==> flow/design.v <==
module pc(
    input clk,
    input reset,
    input pcwrite,
    input [7:0] next_pc,
    output reg [7:0] pc
);
    always @ (posedge clk or posedge reset) begin
        if (reset) begin
            pc <= 8'b0;
        end
        else if (pcwrite) begin
            pc <= next_pc;
        end
    end
endmodule
module IF_ID (
    input clk,
    input reset,
    input [18:0] IF_instruction,
    input IF_IDwrite,
    input [7:0] IF_pc_plus_one,
    output reg [7:0] ID_pc_plus_one,
    output reg [18:0] ID_instruction,
    output reg ID_valid
);
    always @(posedge clk or posedge reset) begin
        if (reset) begin
            ID_valid <= 1'b0;
        end
        else if (IF_IDwrite) begin
            ID_valid <= 1'b1;
        end
    end
    always @(posedge clk) begin
        if (IF_IDwrite) begin
            ID_instruction <= IF_instruction;
            ID_pc_plus_one <= IF_pc_plus_one;
        end
    end
endmodule
module control(
    input [4:0] opcode,
    input hazard,
    output reg ID_branch,
    output reg ID_regwrite,
    output reg ID_memtoreg,
    output reg ID_memread,
    output reg ID_memwrite,
    output reg ID_alusrc,
    output reg ID_aluop,
    output reg ID_regdist,
    output reg ID_branchtype,
    output reg ID_push,
    output reg ID_pop,
    output reg ID_ret,
    output reg ID_jump
);
    always @(*) begin
        ID_branch = 1'b0;
        ID_regwrite = 1'b0;
        ID_memtoreg = 1'b0;
        ID_memread = 1'b0;
        ID_memwrite = 1'b0;
        ID_alusrc = 1'b0;
        ID_aluop = 1'b0;
        ID_regdist = 1'b0;
        ID_branchtype = 1'b0;
        ID_push = 1'b0;
        ID_pop = 1'b0;
        ID_ret = 1'b0;
        ID_jump = 1'b0;
        if (!hazard) begin
            case (opcode)
                5'd0: begin
                    ID_regdist = 1'b1;
                    ID_regwrite = 1'b1;
                end
                5'd1: begin
                    ID_regdist = 1'b1;
                    ID_regwrite = 1'b1;
                end
                5'd2: begin
                    ID_jump = 1'b1;
                end
                5'd3: begin
                    ID_branch = 1'b1;
                    ID_branchtype = 1'b0;
                end
                5'd4: begin
                    ID_branch = 1'b1;
                    ID_branchtype = 1'b1;
                end
                5'd5: begin
                    ID_push = 1'b1;
                    ID_jump = 1'b1;
                    ID_regdist = 1'b1;
                    ID_regwrite = 1'b1;
                    ID_alusrc = 1'b1;
                end
                5'd6: begin
                    ID_pop = 1'b1;
                    ID_ret = 1'b1;
                    ID_regdist = 1'b1;
                    ID_regwrite = 1'b1;
                    ID_alusrc = 1'b1;
                end
                5'd7: begin
                    ID_memread = 1'b1;
                    ID_memtoreg = 1'b1;
                    ID_regwrite = 1'b1;
                    ID_alusrc = 1'b1;
                end
                5'd8: begin
                    ID_memwrite = 1'b1;
                    ID_alusrc = 1'b1;
                end
                5'd9: begin
                    ID_regwrite = 1'b1;
                end
                5'd10: begin
                    ID_regwrite = 1'b1;
                    ID_alusrc = 1'b1;
                end
                default: begin
                end
            endcase
        end
    end
endmodule
module reg_file(
    input clk,
    input reset,
    input WB_regwrite,
    input ID_push,
    input ID_pop,
    input [2:0] rs1,
    input [2:0] rs2,
    input [2:0] ws,
    input [18:0] wd,
    output reg [18:0] ID_rd1,
    output reg [18:0] ID_rd2,
    output [2:0] sp
);
    integer i;
    reg [2:0] SP;
    reg [18:0] register_file[0:7];
    assign sp = SP;
    always @(*) begin
        if (WB_regwrite && (ws == rs1))
            ID_rd1 = wd;
        else
            ID_rd1 = register_file[rs1];
        if (WB_regwrite && (ws == rs2))
            ID_rd2 = wd;
        else
            ID_rd2 = register_file[rs2];
    end
    always @(posedge clk or posedge reset) begin
        if (reset) begin
            for (i=0;i<8;i=i+1) begin
                register_file[i] <= 19'd0;
            end
            SP <= 3'd7;
        end else begin
            if (WB_regwrite) begin
                register_file[ws] <= wd;
            end
            if (ID_push) begin
                SP <= SP - 3'd1;
            end
            else if (ID_pop) begin
                SP <= SP + 3'd1;
            end
        end
    end
endmodule
module comparator (
    input [18:0] ID_rd1,
    input [18:0] ID_rd2,
    output reg zero
);
    always @(*) begin
        if (ID_rd1 == ID_rd2) begin
            zero = 1'b1;
        end
        else begin
            zero = 1'b0;
        end
    end
endmodule
module ID_EX(
    input clk,
    input reset,
    input [4:0] ID_opcode,
    input ID_regwrite,
    input ID_memtoreg,
    input ID_memread,
    input ID_memwrite,
    input ID_alusrc,
    input ID_aluop,
    input ID_regdist,
    input [7:0] ID_immediate,
    input [2:0] ID_rs,
    input [2:0] ID_rt,
    input [2:0] ID_rd,
    input [18:0] ID_rd1,
    input [18:0] ID_rd2,
    output reg [4:0] EX_opcode,
    output reg EX_regwrite,
    output reg EX_memtoreg,
    output reg EX_memread,
    output reg EX_memwrite,
    output reg EX_alusrc,
    output reg EX_aluop,
    output reg EX_regdist,
    output reg [7:0] EX_immediate,
    output reg [2:0] EX_rs,
    output reg [2:0] EX_rt,
    output reg [2:0] EX_rd,
    output reg [18:0] EX_rd1,
    output reg [18:0] EX_rd2
);
    always @(posedge clk or posedge reset) begin
        if (reset) begin
            EX_regwrite <= 1'b0;
            EX_memread <= 1'b0;
            EX_memwrite <= 1'b0;
        end
        else begin
            EX_regwrite <= ID_regwrite;
            EX_memread <= ID_memread;
            EX_memwrite <= ID_memwrite;
        end
    end
    always @(posedge clk) begin
        EX_opcode <= ID_opcode;
        EX_memtoreg <= ID_memtoreg;
        EX_alusrc <= ID_alusrc;
        EX_aluop <= ID_aluop;
        EX_regdist <= ID_regdist;
        EX_immediate <= ID_immediate;
        EX_rs <= ID_rs;
        EX_rt <= ID_rt;
        EX_rd <= ID_rd;
        EX_rd1 <= ID_rd1;
        EX_rd2 <= ID_rd2;
    end
endmodule
module alu_mux(
    input [1:0] sel,
    input [18:0] EX_data,
    input [18:0] MEM_data,
    input [18:0] WB_data,
    output reg [18:0] in
);
    always @(*) begin
        case (sel)
            2'b00 : in = EX_data;
            2'b01 : in = MEM_data;
            2'b10 : in = WB_data;
            default: in = 19'd0;
        endcase
    end
endmodule
module alu_control (
    input [4:0] opcode,
    input [4:0] funct,
    output reg [4:0] operation
);
    always @(*) begin
        case (opcode)
            5'd0: operation = funct;
            5'd1: operation = funct;
            5'd9: operation = funct;
            5'd10: operation = 5'd12;
            5'd8: operation = 5'd12;
            5'd7: operation = 5'd12;
            5'd5: operation = 5'd12;
            5'd6: operation = 5'd12;
            default: operation = 5'd0;
        endcase
    end
endmodule
module alu (
    input [18:0] in1,
    input [18:0] in2,
    input [4:0] alu_ctrl,
    output reg [18:0] EX_out
);
    always @(*) begin
        case (alu_ctrl)
            5'd0: EX_out = in1 + in2;
            5'd1: EX_out = in1 - in2;
            5'd2: EX_out = in1 * in2;
            5'd3: EX_out = (in2 == 19'd0) ? 19'd0 : in1 / in2;
            5'd4: EX_out = in1 + 1;
            5'd5: EX_out = in1 - 1;
            5'd6: EX_out = in1 & in2;
            5'd7: EX_out = in1 | in2;
            5'd8: EX_out = in1 ^ in2;
            5'd9: EX_out = ~in1;
            5'd10: EX_out = in1 ^ 19'b0011001010111010110;  
            5'd11: EX_out = in1 ^ 19'b0011001010111010110;
            5'd12: EX_out = in2;
            default: EX_out = 19'd0;
        endcase
    end
endmodule
module EX_MEM (
    input clk,
    input reset,
    input EX_regwrite,
    input EX_memtoreg,
    input EX_memread,
    input EX_memwrite,
    input [18:0] EX_out,
    input [18:0] EX_wdata,
    input [2:0] EX_rd,
    output reg MEM_regwrite,
    output reg MEM_memtoreg,
    output reg MEM_memread,
    output reg MEM_memwrite,
    output reg [18:0] MEM_out,
    output reg [18:0] MEM_wdata,
    output reg [2:0] MEM_rd
);
    always @(posedge clk or posedge reset) begin
        if (reset) begin
            MEM_regwrite <= 1'b0;
            MEM_memread <= 1'b0;
            MEM_memwrite <= 1'b0;
        end
        else begin
            MEM_regwrite <= EX_regwrite;
            MEM_memread <= EX_memread;
            MEM_memwrite <= EX_memwrite;
        end
    end
    always @(posedge clk) begin
        MEM_memtoreg <= EX_memtoreg;
        MEM_out <= EX_out;
        MEM_wdata <= EX_wdata;
        MEM_rd <= EX_rd;
    end
endmodule
module MEM_WB (
    input clk,
    input reset,
    input MEM_regwrite,
    input MEM_memtoreg,
    input [18:0] MEM_rdata,
    input [18:0] MEM_out,
    input [2:0] MEM_rd,
    output reg WB_regwrite,
    output reg WB_memtoreg,
    output reg [18:0] WB_rdata,
    output reg [18:0] WB_out,
    output reg [2:0] WB_rd
);
always @(posedge clk or posedge reset) begin
    if (reset) begin
        WB_regwrite <= 1'b0;
    end
    else begin
        WB_regwrite <= MEM_regwrite;
    end
end
always @(posedge clk) begin
    WB_memtoreg <= MEM_memtoreg;
    WB_rdata <= MEM_rdata;
    WB_out <= MEM_out;
    WB_rd <= MEM_rd;
end
endmodule
module forwarding_unit (
    input [2:0] EX_rs,
	input [2:0] EX_rt,
	input [2:0] MEM_rd,
	input [2:0] WB_rd,
	input MEM_regwrite,
	input WB_regwrite,
	output reg [1:0] mux_in1,
	output reg [1:0] mux_in2
);
    always @ (*) begin
	    mux_in1 = 2'b00;
		mux_in2 = 2'b00;
		if ((MEM_rd == EX_rs) && (MEM_regwrite)) begin
		    mux_in1 =2'b01;
		end
		if ((MEM_rd == EX_rt) && (MEM_regwrite)) begin
		    mux_in2 =2'b01;
		end
		if (((WB_rd == EX_rs) && (WB_regwrite)) && ~((MEM_rd == EX_rs) && (MEM_regwrite))) begin
            mux_in1 = 2'b10;
        end
		if (((WB_rd == EX_rt) && (WB_regwrite)) && ~((MEM_rd == EX_rt) && (MEM_regwrite))) begin
            mux_in2 = 2'b10;
        end
	end 
endmodule
module hazard_detection(
    input reset,
    input EX_memread,
    input [2:0] EX_rt,
    input [2:0] ID_rt,
    input [2:0] ID_rs,
    input ID_reads_early,
    input [2:0] ID_ra1,
    input [2:0] ID_ra2,
    input EX_regwrite,
    input [2:0] EX_dest,
    input MEM_regwrite,
    input [2:0] MEM_rd,
    output reg hazard,
    output reg IF_IDwrite,
    output reg PCwrite
);
    wire early_hazard;
    assign early_hazard = ID_reads_early &&
        ((EX_regwrite && ((EX_dest == ID_ra1) || (EX_dest == ID_ra2))) ||
         (MEM_regwrite && ((MEM_rd == ID_ra1) || (MEM_rd == ID_ra2))));
    always @ (*) begin
        if (reset) begin
            hazard = 1'b0;
            IF_IDwrite = 1'b1;
            PCwrite = 1'b1;
        end
        else if ((EX_memread && ((EX_rt == ID_rt) || (EX_rt == ID_rs))) || early_hazard) begin
            hazard = 1'b1;
            IF_IDwrite = 1'b0;
            PCwrite = 1'b0;
        end
        else begin
            hazard = 1'b0;
            IF_IDwrite = 1'b1;
            PCwrite = 1'b1;
        end
    end
endmodule
module cpu(
    input clk,
    input reset,
    output [7:0] imem_addr,
    input [18:0] imem_data,
    output [7:0] dmem_addr,
    output [18:0] dmem_wdata,
    output dmem_we,
    input [18:0] dmem_rdata,
    output rf_we,
    output [2:0] rf_waddr,
    output [18:0] rf_wdata
);
    wire [7:0] ret_mux_pc;
    wire [7:0] pc;
    wire pcwrite;
    wire IF_IDwrite;
    wire hazard;
    wire WB_regwrite;
    pc pc_cpu (
        .clk(clk),
        .reset(reset),
        .pcwrite(pcwrite),
        .next_pc(ret_mux_pc),
        .pc(pc)
    );
    wire [18:0] IF_instruction;
    assign imem_addr = pc;
    assign IF_instruction = imem_data;
    wire [7:0] IF_pc_plus_one;
    assign IF_pc_plus_one = pc + 8'd1;
    wire [7:0] ID_pc_plus_one;
    wire [18:0] ID_instruction;
    wire ID_valid;
    wire branch_signal;
    IF_ID IF_ID_cpu (
        .clk(clk),
        .reset(reset),
        .IF_instruction(IF_instruction),
        .IF_IDwrite(IF_IDwrite),
        .IF_pc_plus_one(IF_pc_plus_one),
        .ID_pc_plus_one(ID_pc_plus_one),
        .ID_instruction(ID_instruction),
        .ID_valid(ID_valid)
    );
    wire ID_branch, ID_regwrite, ID_memtoreg, ID_memread, ID_memwrite, ID_alusrc, ID_aluop;
    wire ID_regdist, ID_branchtype, ID_push, ID_pop, ID_ret, ID_jump;
    control control_cpu(
        .opcode(ID_instruction[18:14]),
        .hazard(hazard | ~ID_valid),
        .ID_branch(ID_branch),
        .ID_regwrite(ID_regwrite),
        .ID_memtoreg(ID_memtoreg),
        .ID_memread(ID_memread),
        .ID_memwrite(ID_memwrite),
        .ID_alusrc(ID_alusrc),
        .ID_aluop(ID_aluop),
        .ID_regdist(ID_regdist),
        .ID_branchtype(ID_branchtype),
        .ID_push(ID_push),
        .ID_pop(ID_pop),
        .ID_ret(ID_ret),
        .ID_jump(ID_jump)
    );
    wire [18:0] wd;
    wire [18:0] ID_rd1, ID_rd2;
    wire [2:0] ws;
    wire [2:0] sp;
    wire ID_is_ret = (ID_instruction[18:14] == 5'd6);
    wire ID_is_call = (ID_instruction[18:14] == 5'd5);
    wire [2:0] ID_ra1 = ID_is_ret ? (sp + 3'd1) : ID_instruction[13:11];
    wire [2:0] ID_ra2 = ID_instruction[10:8];
    reg_file reg_file_cpu(
        .clk(clk),
        .reset(reset),
        .WB_regwrite(WB_regwrite),
        .ID_push(ID_push),
        .ID_pop(ID_pop),
        .rs1(ID_ra1),
        .rs2(ID_ra2),
        .ws(ws),
        .wd(wd),
        .ID_rd1(ID_rd1),
        .ID_rd2(ID_rd2),
        .sp(sp)
    );
    wire zero;
    comparator comparator_cpu(
        .ID_rd1(ID_rd1),
        .ID_rd2(ID_rd2),
        .zero(zero)
    );
    wire zero_flag;
    assign zero_flag = (ID_branchtype) ? ~zero : zero;
    assign branch_signal = ID_branch && zero_flag;
    wire [7:0] branch_mux_pc;
    assign branch_mux_pc = (branch_signal) ? ID_instruction[7:0] : IF_pc_plus_one;
    wire [7:0] jump_mux_pc;
    assign jump_mux_pc = (ID_jump) ? ID_instruction[7:0] : branch_mux_pc;
    assign ret_mux_pc = (ID_ret) ? ID_rd1[7:0] : jump_mux_pc;
    wire [7:0] ID_immediate = ID_is_call ? ID_pc_plus_one :
                              (ID_is_ret ? 8'd0 : ID_instruction[7:0]);
    wire [2:0] ID_rd = ID_is_call ? sp :
                       (ID_is_ret ? (sp + 3'd1) : ID_instruction[7:5]);
    wire EX_regwrite, EX_memtoreg, EX_memread, EX_memwrite, EX_alusrc, EX_aluop, EX_regdist;
    wire [7:0] EX_immediate;
    wire [2:0] EX_rs, EX_rt, EX_rd;
    wire [18:0] EX_rd1, EX_rd2;
    wire [4:0] EX_opcode;
    ID_EX ID_EX_cpu(
        .clk(clk),
        .reset(reset),
        .ID_opcode(ID_instruction[18:14]),
        .ID_regwrite(ID_regwrite),
        .ID_memtoreg(ID_memtoreg),
        .ID_memread(ID_memread),
        .ID_memwrite(ID_memwrite),
        .ID_alusrc(ID_alusrc),
        .ID_aluop(ID_aluop),
        .ID_regdist(ID_regdist),
        .ID_immediate(ID_immediate),
        .ID_rs(ID_instruction[13:11]),
        .ID_rt(ID_instruction[10:8]),
        .ID_rd(ID_rd),
        .ID_rd1(ID_rd1),
        .ID_rd2(ID_rd2),
        .EX_opcode(EX_opcode),
        .EX_regwrite(EX_regwrite),
        .EX_memtoreg(EX_memtoreg),
        .EX_memread(EX_memread),
        .EX_memwrite(EX_memwrite),
        .EX_alusrc(EX_alusrc),
        .EX_aluop(EX_aluop),
        .EX_regdist(EX_regdist),
        .EX_immediate(EX_immediate),
        .EX_rs(EX_rs),
        .EX_rt(EX_rt),
        .EX_rd(EX_rd),
        .EX_rd1(EX_rd1),
        .EX_rd2(EX_rd2)
    );
    wire [1:0] sel1, sel2;
    wire [18:0] in1, EX_in2_mux, in2;
    wire [18:0] MEM_out;
    alu_mux alu_mux_in1(
        .sel(sel1),
        .EX_data(EX_rd1),
        .MEM_data(MEM_out),
        .WB_data(wd),
        .in(in1)
    );
    alu_mux alu_mux_in2(
        .sel(sel2),
        .EX_data(EX_rd2),
        .MEM_data(MEM_out),
        .WB_data(wd),
        .in(EX_in2_mux)
    );
    wire [18:0] extended_EX_immediate;
    assign extended_EX_immediate = { 11'b0, EX_immediate};
    assign in2 = (EX_alusrc) ? extended_EX_immediate : EX_in2_mux;
    wire [4:0] alu_ctrl;
    alu_control alu_control_cpu(
        .opcode(EX_opcode),
        .funct(EX_immediate[4:0]),
        .operation(alu_ctrl)
    );
    wire [18:0] EX_out;
    alu alu_cpu(
        .in1(in1),
        .in2(in2),
        .alu_ctrl(alu_ctrl),
        .EX_out(EX_out)
    );
    wire [2:0] EX_rd_muxed;
    assign EX_rd_muxed = (EX_regdist) ? EX_rd : EX_rt;
    wire MEM_regwrite, MEM_memtoreg, MEM_memread, MEM_memwrite;
    wire [18:0] MEM_wdata;
    wire [2:0] MEM_rd;
    EX_MEM EX_MEM_cpu (
        .clk(clk),
        .reset(reset),
        .EX_regwrite(EX_regwrite),
        .EX_memtoreg(EX_memtoreg),
        .EX_memread(EX_memread),
        .EX_memwrite(EX_memwrite),
        .EX_out(EX_out),
        .EX_wdata(EX_in2_mux),
        .EX_rd(EX_rd_muxed),
        .MEM_regwrite(MEM_regwrite),
        .MEM_memtoreg(MEM_memtoreg),
        .MEM_memread(MEM_memread),
        .MEM_memwrite(MEM_memwrite),
        .MEM_out(MEM_out),
        .MEM_wdata(MEM_wdata),
        .MEM_rd(MEM_rd)
    );
    wire [18:0] MEM_rdata;
    assign dmem_addr = MEM_out[7:0];
    assign dmem_wdata = MEM_wdata;
    assign dmem_we = MEM_memwrite;
    assign MEM_rdata = dmem_rdata;
    wire WB_memtoreg;
    wire [18:0] WB_rdata, WB_out;
    wire [2:0] WB_rd;
    MEM_WB MEM_WB_cpu(
        .clk(clk),
        .reset(reset),
        .MEM_regwrite(MEM_regwrite),
        .MEM_memtoreg(MEM_memtoreg),
        .MEM_rdata(MEM_rdata),
        .MEM_out(MEM_out),
        .MEM_rd(MEM_rd),
        .WB_regwrite(WB_regwrite),
        .WB_memtoreg(WB_memtoreg),
        .WB_rdata(WB_rdata),
        .WB_out(WB_out),
        .WB_rd(WB_rd)
    );
    assign ws = WB_rd;
    assign wd = (WB_memtoreg) ? WB_rdata : WB_out;
    assign rf_we = WB_regwrite;
    assign rf_waddr = WB_rd;
    assign rf_wdata = wd;
    forwarding_unit forwarding_unit_cpu(
        .EX_rs(EX_rs),
        .EX_rt(EX_rt),
        .MEM_rd(MEM_rd),
        .WB_rd(WB_rd),
        .MEM_regwrite(MEM_regwrite),
        .WB_regwrite(WB_regwrite),
        .mux_in1(sel1),
        .mux_in2(sel2)
    );
    wire ID_reads_early = ID_valid && ((ID_instruction[18:14] == 5'd3) ||
                          (ID_instruction[18:14] == 5'd4) || ID_is_ret);
    hazard_detection hazard_detection_cpu(
        .reset(reset),
        .EX_memread(EX_memread),
        .EX_rt(EX_rt),
        .ID_rs(ID_instruction[13:11]),
        .ID_rt(ID_instruction[10:8]),
        .ID_reads_early(ID_reads_early),
        .ID_ra1(ID_ra1),
        .ID_ra2(ID_ra2),
        .EX_regwrite(EX_regwrite),
        .EX_dest(EX_rd_muxed),
        .MEM_regwrite(MEM_regwrite),
        .MEM_rd(MEM_rd),
        .hazard(hazard),
        .IF_IDwrite(IF_IDwrite),
        .PCwrite(pcwrite)
    );
endmodule
## Reports on cpu

The steps from the RTL of cpu to its reports follow in flow order.
Lines are those of the file above, counted from 1.
Cell names lack the library's common part.
A cell with - has no value.

- Top: cpu
- Clock: clk
- Cell library: sky130hd
- Timing corner: tt_025C_1v80

## Word-level counts

Yosys after proc, flatten, opt, wreduce and memory -nomap, before mapping. Print and check cells are not counted. Equal cells are merged and count once.
Memory sizes are those after Yosys's memory passes, which may raise the word count (mostly to a power of two), join words into wider ones and drop unused or constant bits.

- Add/subtract/negate cells: 7
- Multiply operators: 1
- Div/mod/pow operators: 1
- Eq/ne operators: 61
- Muxes and demuxes: 43
- Bitwise operators: 10
- Reductions and logical operators: 42

Operators with widths:

| kind | number |
|---|---|
| divider 19 x 19 -> 19 bit | 1 |
| multiplier 19 x 19 -> 19 bit | 1 |
| case mux 19 bit (select 8 bit) | 2 |
| case mux 19 bit (select 12 bit) | 1 |
| case mux 19 bit (select 3 bit) | 2 |
| two-way mux 19 bit | 5 |
| equality test 5 x 3 -> 1 bit with constant B | 10 |
| equality test 5 x 4 -> 1 bit with constant B | 8 |
| two-way mux 8 bit | 5 |
| equality test 3 bit | 12 |
| equality test 3 bit with constant B | 12 |
| adder 19 x 1 -> 19 bit with constant B | 1 |
| subtractor 19 x 1 -> 19 bit with constant B | 1 |
| adder 19 bit | 1 |
| subtractor 19 bit | 1 |
| equality test 19 bit | 1 |
| AND 19 bit | 1 |
| bitwise OR 19 bit | 1 |
| bitwise XOR 19 bit | 1 |
| NOT 19 bit | 1 |
| logical NOT 19 bit | 1 |
| equality test 3 x 2 -> 1 bit with constant B | 6 |
| two-way mux 3 bit | 6 |
| two-way mux 1 bit | 17 |
| AND reduction 2 bit | 8 |
| equality test 5 x 2 -> 1 bit with constant B | 3 |
| logical AND 1 bit | 14 |
| two-way mux 12 bit | 1 |

Other operator kinds: 21; their cells: 41.

- Bits in registers: 344
- Memory bits (read-only): 192
- Clocked read ports x word width: 12
- Memories: 1
- Input port bits: 40

Memories:

| name | depth | bits a word | read ports | write ports | RTL line | text |
|---|---|---|---|---|---|---|
| (no name shown) | 16 | 12 | 1 | 0 | 74 | `case (opcode)` |

## Longest topological paths

Depth = most cells in a row (Yosys ltp): at word level without a register or memory, in the mapped netlist without a sequential cell, where the memories' decode and read muxes count.

- Depth in word-level cells: 17
- ABC_AREA: 0
- Mapped depth: 211

## After synthesis

Yosys stat after the flow's synthesis: flattened, memories mapped to cells. It holds for the ABC_AREA given above (unset counts as 0); a run with the other value may have another netlist.

- Standard cells after synthesis: 4131
- Chip area (Yosys): 33573.4 µm²
- Sequential area: 8211.6 µm²
- Flip-flops: 354
- Buffers: 224

Cell types:

| cell type | number |
|---|---|
| dfrtp_1 | 167 |
| ha_1 | 319 |
| dfxtp_1 | 157 |
| fa_1 | 124 |
| nor2_1 | 439 |
| o21ai_0 | 309 |
| nand2_1 | 394 |
| a21oi_1 | 250 |
| inv_1 | 331 |
| xnor2_1 | 142 |
| edfxtp_1 | 27 |
| mux2i_1 | 75 |
| clkbuf_1 | 185 |
| mux2_2 | 58 |
| o21a_1 | 81 |
| nor3_1 | 114 |
| nand3_1 | 108 |
| a21o_1 | 60 |

Not listed: further types 80, cells in them 791.
By module: a second synthesis without flattening, with its own total; a netlist apart from the flattened one above.

- Cells (unflattened synthesis): 3844
- Area (unflattened synthesis): 34346.7 µm²

Rows give one instance, submodules left out.

By module:

| module | instances | cells | area (µm²) | sequential area (µm²) |
|---|---|---|---|---|
| alu | 1 | 2491 | 18212.5 | 0.0 |
| reg_file | 1 | 802 | 8998.6 | 3882.5 |
| ID_EX | 1 | 68 | 1360.1 | 1356.3 |
| cpu | 1 | 132 | 1018.5 | 0.0 |
| EX_MEM | 1 | 46 | 919.6 | 915.9 |
| MEM_WB | 1 | 44 | 869.6 | 865.8 |
| IF_ID | 1 | 30 | 845.8 | 835.8 |
| alu_mux | 2 | 45 | 415.4 | 0.0 |
| pc | 1 | 18 | 335.3 | 200.2 |
| control | 1 | 35 | 269.0 | 0.0 |
| hazard_detection | 1 | 32 | 241.5 | 0.0 |
| comparator | 1 | 25 | 210.2 | 0.0 |
| forwarding_unit | 1 | 18 | 152.6 | 0.0 |
| alu_control | 1 | 13 | 82.6 | 0.0 |

## Timing after synthesis

Path of least setup slack by OpenSTA after synthesis, without wires, with an ideal clock, recovery checks aside; 20% of the period is set as input and as output delay. Where synthesis merged equal registers, the netlist keeps one of their names.

- Kind: register -> register
- Start: register MEM_WB_cpu.WB_memtoreg
- End: register EX_MEM_cpu.MEM_out[0]
- Period: 38.0 ns
- Setup time: 0.140 ns
- Arrival time: 41.268 ns
- Data required time: 37.860 ns
- Path slack: -3.408 ns
- Path delay: 41.408 ns
- Driving pins on the path: 204
- Path buffers: 19
- Synthesis period reached: 41.408 ns

"path delay" = arrival - input delay + setup time.
"driving pins on the path": output pins that drive a net of the path, with the launching flip-flop's if there is one; two outputs of one cell count as two.
"synthesis period reached" is the clock period less the worst setup slack; recovery checks do not enter. This is arithmetic on one report: input and output delays are still those of the set period (20% each).
The rows between start and end are the longest chain of elaborated cells between them; the timing report does not say that the signal goes this way. Where chains are equally long, one stands for them.
Each line given opens the expression or statement behind the cell; cells for indexed reads and writes are added by Yosys, which also makes memories of some case tables.

- Cell sequence: dfxtp_1 > buf_2 > buf_2 > mux2i_1 > clkbuf_1 > nor2_1 > a21oi_1 > o21ai_0 > nor2_1 > a21o_1 > clkbuf_1 > buf_1 > ha_1 > or2_2 > nand3_1 > nor2_1 > mux2i_1 > ha_1 > [... 168 more ...] > o21ai_1 > clkbuf_1 > mux2i_1 > ha_1 > nor2b_1 > o21a_1 > o21a_1 > o21a_1 > o21ai_0 > nand2b_1 > a21oi_1 > o21a_1 > o21ai_0 > a211o_1 > a21o_1 > a21o_1 > a21oi_1 > o221ai_1
- Cells in the longest elaborated chain: 6

Ends and longest elaborated chain, post-synthesis:

| what | RTL line | text |
|---|---|---|
| from (decl) | 356 | `output reg WB_memtoreg,` |
| from (assign) | 370 | `WB_memtoreg <= MEM_memtoreg;` |
| two-way mux 19 bit | 662 | `assign wd = (WB_memtoreg) ? WB_rdata : WB_out;` |
| case mux 19 bit (select 3 bit) | 258 | `case (sel)` |
| two-way mux 19 bit | 602 | `assign in2 = (EX_alusrc) ? extended_EX_immediate : EX_in2_mux;` |
| divider 19 x 19 -> 19 bit | 296 | `5'd3: EX_out = (in2 == 19'd0) ? 19'd0 : in1 / in2;` |
| two-way mux 19 bit | 296 |  |
| case mux 19 bit (select 12 bit) | 292 | `case (alu_ctrl)` |
| to (assign) | 342 | `MEM_out <= EX_out;` |
| to (decl) | 324 | `output reg [18:0] MEM_out,` |

## Timing after layout

From the final timing report of run 1: the path of least setup slack in the routed layout; clock arrival at registers is part of the times.

- Kind: register -> register
- Start: register MEM_WB_cpu.WB_rd[1]
- End: register EX_MEM_cpu.MEM_out[0]
- Period: 37.0 ns
- Setup time: 0.14 ns
- Arrival time: 36.62 ns
- Data required time: 37.43 ns
- Path slack: 0.80 ns
- Driving pins on the path: 186
- Path buffers: 9

The rows between start and end are the longest chain of elaborated cells between them; the timing report does not say that the signal goes this way. Where chains are equally long, one stands for them.

- Cell sequence: dfxtp_4 > xor2_4 > buf_4 > o41a_1 > mux2i_1 > nand3_1 > o31ai_2 > buf_4 > nand4_1 > nor2_2 > mux2i_1 > ha_1 > o21a_1 > o21ai_1 > or3_4 > or2_4 > mux2i_1 > ha_1 > [... 150 more ...] > o21a_1 > o21ai_4 > mux2i_1 > ha_1 > nor2b_1 > o21a_1 > o21a_1 > o21a_1 > o21ai_1 > nand2b_1 > a21oi_2 > o21a_1 > o21ai_1 > a211o_1 > a21o_1 > a21o_1 > a21oi_2 > o221ai_2
- Cells in the longest elaborated chain: 10

Ends and longest elaborated chain, after layout:

| what | RTL line | text |
|---|---|---|
| from (decl) | 359 | `output reg [2:0] WB_rd` |
| from (assign) | 373 | `WB_rd <= MEM_rd;` |
| equality test 3 bit | 398 | `if (((WB_rd == EX_rt) && (WB_regwrite)) && ~((MEM_rd == EX_rt) && (MEM_regwrite))) begin` |
| logical AND 1 bit (2 in a row) | 398 |  |
| two-way mux 2 bit | 398 |  |
| equality test 2 bit | 258 | `case (sel)` |
| case mux 19 bit (select 3 bit) | 258 |  |
| two-way mux 19 bit | 602 | `assign in2 = (EX_alusrc) ? extended_EX_immediate : EX_in2_mux;` |
| divider 19 x 19 -> 19 bit | 296 | `5'd3: EX_out = (in2 == 19'd0) ? 19'd0 : in1 / in2;` |
| two-way mux 19 bit | 296 |  |
| case mux 19 bit (select 12 bit) | 292 | `case (alu_ctrl)` |
| to (assign) | 342 | `MEM_out <= EX_out;` |
| to (decl) | 324 | `output reg [18:0] MEM_out,` |

Add stored flow runs of cpu

Top module cpu; platform sky130hd; tools Yosys and OpenROAD; 5 stored runs in no particular order. Input and output delays are each 20% of the period that was set; the output load is 0.01 pF.
"reached clock period" is the run's clock period less its worst setup slack. It is reckoned from that one timing run; input and output delays stay at 20% of the period that was set.
"time on the worst setup path": the worst setup path's part of the clock period (all of it between registers, 20% less for each end at a port) less its slack. A launch clock that arrives late makes it longer, a capture clock that arrives late makes it shorter.

### Run 1

Settings: `period_ns=37.0`, `CAP_MARGIN=20`, `CORE_MARGIN=2`, `CORE_UTILIZATION=40`, `SLEW_MARGIN=20`

- Worst hold slack in the final report: 0.325 ns
- Reached clock period: 36.200 ns
- Worst setup slack after layout: 0.800 ns
- Chip area in the Yosys report: 33573.4 µm²
- Standard-cell area after routing: 40306.2 µm²
- Setup total negative slack: 0.000 ns
- Die footprint: 86268.5 µm²
- Utilization after layout: 0.483
- Time on the worst setup path: 36.20 ns
- Type of the worst setup path: register -> register

### Run 2

Settings: `ABC_AREA=1`, `CAP_MARGIN=40`, `CELL_PAD_IN_SITES_DETAIL_PLACEMENT=2`, `CORE_ASPECT_RATIO=0.97`, `CORE_MARGIN=3`, `CORE_UTILIZATION=56`, `CTS_CLUSTER_DIAMETER=108`, `CTS_CLUSTER_SIZE=46`, `GPL_ROUTABILITY_DRIVEN=0`, `GPL_TIMING_DRIVEN=1`, `HOLD_SLACK_MARGIN=0.09`, `MIN_ROUTING_LAYER=met2`, `SLEW_MARGIN=0`, `period_ns=38.0`

No final report: placement broke off with DPL-0033.

### Run 3

Settings: `CORE_UTILIZATION=56`, `CTS_CLUSTER_SIZE=10`, `GPL_TIMING_DRIVEN=0`, `PLACE_DENSITY=0.71`, `period_ns=38.0`, `CAP_MARGIN=20`, `CORE_MARGIN=2`, `SLEW_MARGIN=20`

- Worst hold slack in the final report: 0.336 ns
- Reached clock period: 38.050 ns
- Worst setup slack after layout: -0.050 ns
- Chip area in the Yosys report: 33573.4 µm²
- Standard-cell area after routing: 40664.0 µm²
- Setup total negative slack: -0.050 ns
- Die footprint: 61926.3 µm²
- Utilization after layout: 0.688
- Time on the worst setup path: 38.05 ns
- Type of the worst setup path: register -> register

### Run 4

Settings: `CELL_PAD_IN_SITES_DETAIL_PLACEMENT=2`, `CORE_ASPECT_RATIO=0.97`, `CORE_UTILIZATION=56`, `CTS_CLUSTER_DIAMETER=350`, `CTS_CLUSTER_SIZE=46`, `GPL_ROUTABILITY_DRIVEN=0`, `GPL_TIMING_DRIVEN=0`, `HOLD_SLACK_MARGIN=0.09`, `MIN_ROUTING_LAYER=met2`, `SLEW_MARGIN=0`, `period_ns=38.0`, `CAP_MARGIN=20`, `CORE_MARGIN=2`

No final report: placement broke off with DPL-0033.

### Run 5

Settings: `CAP_MARGIN=40`, `CELL_PAD_IN_SITES_GLOBAL_PLACEMENT=2`, `CORE_ASPECT_RATIO=1.0`, `CORE_MARGIN=9`, `CORE_UTILIZATION=46`, `CTS_CLUSTER_DIAMETER=204`, `GPL_ROUTABILITY_DRIVEN=0`, `GPL_TIMING_DRIVEN=1`, `PLACE_DENSITY_LB_ADDON=0.08`, `SETUP_SLACK_MARGIN=-0.45`, `SLEW_MARGIN=15`, `TNS_END_PERCENT=85`, `period_ns=25.9`

- Worst hold slack in the final report: 0.327 ns
- Reached clock period: 35.315 ns
- Worst setup slack after layout: -9.415 ns
- Chip area in the Yosys report: 33573.4 µm²
- Standard-cell area after routing: 43417.9 µm²
- Setup total negative slack: -24.571 ns
- Die footprint: 83036.2 µm²
- Utilization after layout: 0.604
- Time on the worst setup path: 35.31 ns
- Type of the worst setup path: register -> register
